==> flow/design.v <==
module top#(parameter m = 7)(
    input clk,
    input signed [m-1:0]noise_in,
    output reg signed [2*m-1:0]filter_out
);
    localparam signed [m-1:0] tap0 = 5;
    localparam signed [m-1:0] tap1 = 8;
    localparam signed [m-1:0] tap2 = 11;
    localparam signed [m-1:0] tap3 = 15;
    localparam signed [m-1:0] tap4 = 17;
    localparam signed [m-1:0] tap5 = 18;
    localparam signed [m-1:0] tap6 = 17;
    localparam signed [m-1:0] tap7 = 15;
    localparam signed [m-1:0] tap8 = 11;
    localparam signed [m-1:0] tap9 = 8;
    localparam signed [m-1:0] tap10 = 5;
    reg signed [m-1:0] register_0;
    reg signed [m-1:0] register_1;
    reg signed [m-1:0] register_2;
    reg signed [m-1:0] register_3;
    reg signed [m-1:0] register_4;
    reg signed [m-1:0] register_5;
    reg signed [m-1:0] register_6;
    reg signed [m-1:0] register_7;
    reg signed [m-1:0] register_8;
    reg signed [m-1:0] register_9;
    always@(posedge clk) begin
        register_0 <= noise_in;
        register_1 <= register_0;
        register_2 <= register_1;
        register_3 <= register_2;
        register_4 <= register_3;
        register_5 <= register_4;
        register_6 <= register_5;
        register_7 <= register_6;
        register_8 <= register_7;
        register_9 <= register_8;  
        filter_out <=  noise_in * tap0 +
                            register_0 * tap1 +
                            register_1 * tap2 +
                            register_2 * tap3 +
                            register_3 * tap4 +
                            register_4 * tap5 +
                            register_5 * tap6 +
                            register_6 * tap7 +
                            register_7 * tap8 +
                            register_8 * tap9 +
                            register_9 * tap10;
    end
endmodule
# --- Step by step through the tools: top ---
# Tool output for the design above before and after an edit, in the order of the flow.
# "orig" refers to lines of the RTL above, "edited" to lines of the edited file.
# "change" is "edited" less "orig", of the values as shown; "change_rel_pct" is that difference over "orig", in percent.
# Library cell names are shortened.
inputs:
  top: "top"
  clock_port: "clk"
  library: "sky130hd"
  lib_corner: "tt_025C_1v80"

# --- Edit of the RTL ---
# Unified diff, file above to edited file.
# The edit is scripted: it alters the design's behaviour and was not made to optimise anything.
# begin of diff
@@ -1,7 +1,9 @@
 module top#(parameter m = 7)(
     input clk,
-    input signed [m-1:0]noise_in,
+    input signed [m-1:0]noise_in_ext,
     output reg signed [2*m-1:0]filter_out
 );
+    reg signed [m-1:0] noise_in;
+    always @(posedge clk) noise_in <= noise_in_ext;
     localparam signed [m-1:0] tap0 = 5;
     localparam signed [m-1:0] tap1 = 8;
# end of diff

# --- Word-level counts ---
# Source: Yosys, flattened and elaborated, memories not mapped. Widths are those after wreduce; folded enables and synchronous resets count as part of the registers. Registers that Yosys merges into a memory's read port (data or address) are not register bits. Print and check cells do not count. Equal cells are merged and count once.
word_totals:
  columns: ["item", "orig", "edited", "change", "change_rel_pct"]
  rows:
  - ["mem_bits_ro", 0, 0, 0, null]
  - ["ram_bits", 0, 0, 0, null]
  - ["latch_bits", 0, 0, 0, null]
  - ["inputBits", 8, 8, 0, 0.00]
  - ["clocked_rd_ports_x_width", 0, 0, 0, null]
  - ["register_bits", 84, 91, 7, 8.33]
  - ["n_memories", 0, 0, 0, null]
  - ["elab_cells", 30, 31, 1, 3.33]
op_classes:
  columns: ["item", "orig", "edited", "change", "change_rel_pct"]
  rows:
  - ["n_div", 0, 0, 0, null]
  - ["add_sub_neg", 10, 10, 0, 0.00]
  - ["bitwise", 0, 0, 0, null]
  - ["equal", 0, 0, 0, null]
  - ["shifts", 0, 0, 0, null]
  - ["n_mux", 0, 0, 0, null]
  - ["mul", 9, 9, 0, 0.00]
  - ["cmp", 0, 0, 0, null]
  - ["reduce_and_logical", 0, 0, 0, null]
op_table:
  columns: ["op", "orig", "edited", "change", "change_rel_pct"]
  rows:
  - ["multiplier 7 x 5 -> 12 bit (second input constant)", 5, 5, 0, 0.00]
  - ["adder 14 x 13 -> 14 bit", 3, 3, 0, 0.00]
  - ["adder 14 x 12 -> 14 bit", 2, 2, 0, 0.00]
  - ["multiplier 7 x 4 -> 11 bit (second input constant)", 2, 2, 0, 0.00]
  - ["multiplier 7 x 6 -> 13 bit (second input constant)", 2, 2, 0, 0.00]
  - ["adder 11 x 10 -> 12 bit", 1, 1, 0, 0.00]
  - ["adder 12 x 12 -> 13 bit", 1, 1, 0, 0.00]
  - ["adder 13 x 12 -> 14 bit", 1, 1, 0, 0.00]
  - ["adder 14 x 10 -> 14 bit", 1, 1, 0, 0.00]
  - ["adder 14 x 11 -> 14 bit", 1, 1, 0, 0.00]

# --- Longest topological paths ---
# Depth = most cells in a row (Yosys ltp): at word level without a register or memory, in the mapped netlist without a sequential cell, where the memories' decode and read muxes count.
logic_depth:
  columns: ["item", "orig", "edited", "change", "change_rel_pct"]
  rows:
  - ["depth_word", 11, 11, 0, 0.00]
  - ["abc_area", "0", "0", null, null]
  - ["ltp_mapped", 24, 24, 0, 0.00]
  - ["depth_no_buf", 24, 24, 0, 0.00]

# --- Mapped cells and area ---
# Source: synth_stat.txt of the flow (Yosys; design flattened, memories mapped). It holds for the ABC_AREA given above (unset counts as 0); a run with the other value may have another netlist.
types:
  columns: ["cell_type", "orig", "edited", "change", "change_rel_pct"]
  rows:
  - ["dfxtp_1", 84, 91, 7, 8.33]
  - ["o21ai_0", 9, 3, -6, -66.67]
  - ["a21oi_1", 11, 15, 4, 36.36]
  - ["o21ai_1", 0, 3, 3, null]
  - ["xor2_1", 7, 5, -2, -28.57]
  - ["and2_1", 4, 2, -2, -50.00]
  - ["nand2_1", 4, 6, 2, 50.00]
  - ["nand3b_1", 2, 0, -2, -100.00]
  - ["o21a_1", 2, 0, -2, -100.00]
  - ["nand3_1", 1, 3, 2, 200.00]
  - ["inv_1", 311, 312, 1, 0.32]
  - ["xnor2_1", 25, 26, 1, 4.00]
  - ["a21o_1", 3, 2, -1, -33.33]
  - ["a211oi_1", 2, 1, -1, -50.00]
  - ["o2111ai_1", 1, 0, -1, -100.00]
  - ["o21bai_1", 1, 2, 1, 100.00]
  - ["inv_2", 0, 1, 1, null]
  - ["nand2b_1", 0, 1, 1, null]
# The list need not be complete.
mapped:
  columns: ["item", "orig", "edited", "change", "change_rel_pct"]
  rows:
  - ["flip_flops", 84, 91, 7, 8.33]
  - ["stdcells", 837, 847, 10, 1.19]
  - ["buffers", 2, 2, 0, 0.00]
  - ["yosys_area_um2", 9252.6, 9399.0, 146.4, 1.58]

# --- Path before layout ---
# OpenSTA on the mapped netlist: ideal clock, no wires. The path of least setup slack (recovery checks aside). Input and output delay are each 20% of the period. Register names are those of the netlist, which keeps one name where synthesis merged equal registers.
synth_timing:
  columns: ["item", "orig", "edited", "change", "change_rel_pct"]
  rows:
  - ["path_type", "in2reg", "reg2reg", null, null]
  - ["from", "input noise_in[6]", "register register_2[6]", null, null]
  - ["to", "register filter_out[11]", "register filter_out[11]", null, null]
  - ["in_delay_ns", 2.000, null, null, null]
  - ["stages", 22, 21, -1, -4.55]
  - ["t_required_ns", 9.928, 9.928, 0.000, 0.00]
  - ["t_arrival_ns", 7.816, 6.220, -1.596, -20.42]
  - ["tclk_ns", 10.0, 10.0, 0.0, 0.00]
  - ["path_slack_ns", 2.112, 3.708, 1.596, null]
  - ["path_delay_ns", 5.888, 6.292, 0.404, 6.86]
  - ["setup_ns", 0.072, 0.072, 0.000, null]
  - ["period_less_setup_slack_ns", 7.888, 6.292, -1.596, -20.23]
# "path_delay_ns" is the arrival time less input delay plus setup time.
# "stages": output pins that drive a net of the path, with the launching flip-flop's if there is one; two outputs of one cell count as two.
# "period_less_setup_slack_ns" = period - worst setup slack (recovery checks aside). The figure is calculated, with input and output delays left at 20% of the set period.
# Between the ends stands the longest chain of elaborated cells between them, by number of cells; it is not shown to be the way that was timed. Of several equally long chains one is given.
# A line is the first line of the expression or statement that the cell stems from. Yosys adds cells for indexed reads and writes and turns some case tables into memories.
synth_via_orig:
  path_cell_list: "inv_1 -> fa_1 -> inv_1 -> ha_1 -> fa_1 -> fa_1 -> inv_1 -> fa_1 -> inv_1 -> fa_1 -> fa_1 -> fa_1 -> inv_1 -> fa_1 -> inv_1 -> ha_1 -> and2_1 -> o21ai_0 -> nand3b_1 -> a21o_1 -> a21oi_1 -> xnor2_1"
  elab_chain_len: 11
  cone_cells: 11
  lines_between: 1
  cone_classes: "add/sub: 10; mul: 1"
synth_lines_orig:
  columns: ["item", "line_no", "source"]
  rows:
  - ["from (decl)", 3, "input signed [m-1:0]noise_in,"]
  - ["multiplier 7 x 4 -> 11 bit", 38, "filter_out <=  noise_in * tap0 +"]
  - ["adder 11 x 10 -> 12 bit", 38, null]
  - ["adder 12 x 12 -> 13 bit", 38, null]
  - ["adder 13 x 12 -> 14 bit", 38, null]
  - ["adder 14 x 13 -> 14 bit (3 in a row)", 38, null]
  - ["adder 14 x 12 -> 14 bit (2 in a row)", 38, null]
  - ["adder 14 x 10 -> 14 bit", 38, null]
  - ["adder 14 x 11 -> 14 bit", 38, null]
  - ["to (assign)", 38, null]
  - ["to (decl)", 4, "output reg signed [2*m-1:0]filter_out"]
synth_via_edited:
  path_cell_list: "dfxtp_1 -> fa_1 -> fa_1 -> inv_1 -> fa_1 -> inv_1 -> fa_1 -> fa_1 -> fa_1 -> fa_1 -> fa_1 -> inv_1 -> fa_1 -> inv_1 -> ha_1 -> nand3_1 -> a21oi_1 -> nor3_1 -> o21bai_1 -> a21oi_1 -> xnor2_1"
  elab_chain_len: 9
  cone_cells: 9
  lines_between: 2
  cone_classes: "add/sub: 8; mul: 1"
synth_lines_edited:
  columns: ["item", "line_no", "source"]
  rows:
  - ["from (decl)", 21, "reg signed [m-1:0] register_2;"]
  - ["from (assign)", 32, "register_2 <= register_1;"]
  - ["multiplier 7 x 5 -> 12 bit", 43, "register_2 * tap3 +"]
  - ["adder 13 x 12 -> 14 bit", 40, "filter_out <=  noise_in * tap0 +"]
  - ["adder 14 x 13 -> 14 bit (3 in a row)", 40, null]
  - ["adder 14 x 12 -> 14 bit (2 in a row)", 40, null]
  - ["adder 14 x 10 -> 14 bit", 40, null]
  - ["adder 14 x 11 -> 14 bit", 40, null]
  - ["to (assign)", 40, null]
  - ["to (decl)", 4, "output reg signed [2*m-1:0]filter_out"]

# --- Timing after layout ---
# From the final timing report of the runs of set A: the path of least setup slack in the routed layout; clock arrival at registers is part of the times.
layout_timing:
  columns: ["item", "orig", "edited", "change", "change_rel_pct"]
  rows:
  - ["path_type", "in2reg", "reg2reg", null, null]
  - ["from", "input noise_in[5]", "register register_2[3]", null, null]
  - ["to", "register filter_out[13]", "register filter_out[10]", null, null]
  - ["t_arrival_ns", 8.31, 6.95, -1.36, -16.37]
  - ["stages", 23, 18, -5, -21.74]
  - ["path_slack_ns", 0.51, 1.89, 1.38, null]
  - ["t_required_ns", 8.83, 8.83, 0.00, 0.00]
  - ["in_delay_ns", 1.72, null, null, null]
  - ["tclk_ns", 8.6, 8.6, 0.0, 0.00]
  - ["setup_ns", 0.12, 0.12, 0.00, null]
# Between the ends stands the longest chain of elaborated cells between them, by number of cells; it is not shown to be the way that was timed. Of several equally long chains one is given.
layout_via_orig:
  path_cell_list: "clkdlybuf4s50_1 -> inv_1 -> fa_1 -> inv_1 -> ha_1 -> fa_1 -> fa_1 -> inv_1 -> fa_1 -> inv_1 -> fa_1 -> fa_1 -> fa_1 -> inv_1 -> fa_1 -> inv_1 -> ha_1 -> nor2b_1 -> o2111ai_1 -> nand3_1 -> a21oi_1 -> xnor2_1 -> xnor2_1"
  elab_chain_len: 11
  cone_cells: 11
  lines_between: 1
  cone_classes: "add/sub: 10; mul: 1"
layout_lines_orig:
  columns: ["item", "line_no", "source"]
  rows:
  - ["from (decl)", 3, "input signed [m-1:0]noise_in,"]
  - ["multiplier 7 x 4 -> 11 bit", 38, "filter_out <=  noise_in * tap0 +"]
  - ["adder 11 x 10 -> 12 bit", 38, null]
  - ["adder 12 x 12 -> 13 bit", 38, null]
  - ["adder 13 x 12 -> 14 bit", 38, null]
  - ["adder 14 x 13 -> 14 bit (3 in a row)", 38, null]
  - ["adder 14 x 12 -> 14 bit (2 in a row)", 38, null]
  - ["adder 14 x 10 -> 14 bit", 38, null]
  - ["adder 14 x 11 -> 14 bit", 38, null]
  - ["to (assign)", 38, null]
  - ["to (decl)", 4, "output reg signed [2*m-1:0]filter_out"]
layout_via_edited:
  path_cell_list: "dfxtp_1 -> fa_1 -> fa_1 -> fa_1 -> fa_1 -> fa_1 -> fa_1 -> fa_1 -> fa_1 -> inv_1 -> fa_1 -> inv_1 -> ha_1 -> a21oi_1 -> o21bai_1 -> a21oi_1 -> a21oi_1 -> xor2_1"
  elab_chain_len: 9
  cone_cells: 9
  lines_between: 2
  cone_classes: "add/sub: 8; mul: 1"
layout_lines_edited:
  columns: ["item", "line_no", "source"]
  rows:
  - ["from (decl)", 21, "reg signed [m-1:0] register_2;"]
  - ["from (assign)", 32, "register_2 <= register_1;"]
  - ["multiplier 7 x 5 -> 12 bit", 43, "register_2 * tap3 +"]
  - ["adder 13 x 12 -> 14 bit", 40, "filter_out <=  noise_in * tap0 +"]
  - ["adder 14 x 13 -> 14 bit (3 in a row)", 40, null]
  - ["adder 14 x 12 -> 14 bit (2 in a row)", 40, null]
  - ["adder 14 x 10 -> 14 bit", 40, null]
  - ["adder 14 x 11 -> 14 bit", 40, null]
  - ["to (assign)", 40, null]
  - ["to (decl)", 4, "output reg signed [2*m-1:0]filter_out"]

# --- Layout results ---
# Both versions went through the flow (Yosys, OpenROAD) with the same settings in each pair. Constraints: input delay and output delay 20% of the set period each, output load 0.01 pF.
flow_settings_set_A:
  CORE_UTILIZATION: 40
  period_ns: 8.6
  CAP_MARGIN: 20
  CORE_MARGIN: 2
  SLEW_MARGIN: 20
measured_set_A:
  columns: ["item", "orig", "edited", "change", "change_rel_pct"]
  rows:
  - ["post_synth_area_um2", 9252.6, 9399.0, 146.4, 1.58]
  - ["final_util_frac", 0.447, 0.444, -0.003, null]
  - ["tns_setup_ns", 0.000, 0.000, 0.000, null]
  - ["die_footprint_um2", 24364.1, 24740.1, 376.0, 1.54]
  - ["ws_setup_ns", 0.512, 1.887, 1.375, null]
flow_settings_set_B:
  CELL_PAD_IN_SITES_GLOBAL_PLACEMENT: 1
  CORE_MARGIN: 8
  CORE_UTILIZATION: 57
  GPL_ROUTABILITY_DRIVEN: 1
  PLACE_DENSITY_LB_ADDON: 0.18
  SLEW_MARGIN: 40
  period_ns: 6.59
  CAP_MARGIN: 20
measured_set_B:
  columns: ["item", "orig", "edited", "change", "change_rel_pct"]
  rows:
  - ["post_synth_area_um2", 9252.6, 9399.0, 146.4, 1.58]
  - ["final_util_frac", 0.669, 0.636, -0.033, null]
  - ["tns_setup_ns", -1.159, 0.000, 1.159, null]
  - ["die_footprint_um2", 20565.0, 20854.2, 289.2, 1.41]
  - ["ws_setup_ns", -0.317, 0.224, 0.541, null]
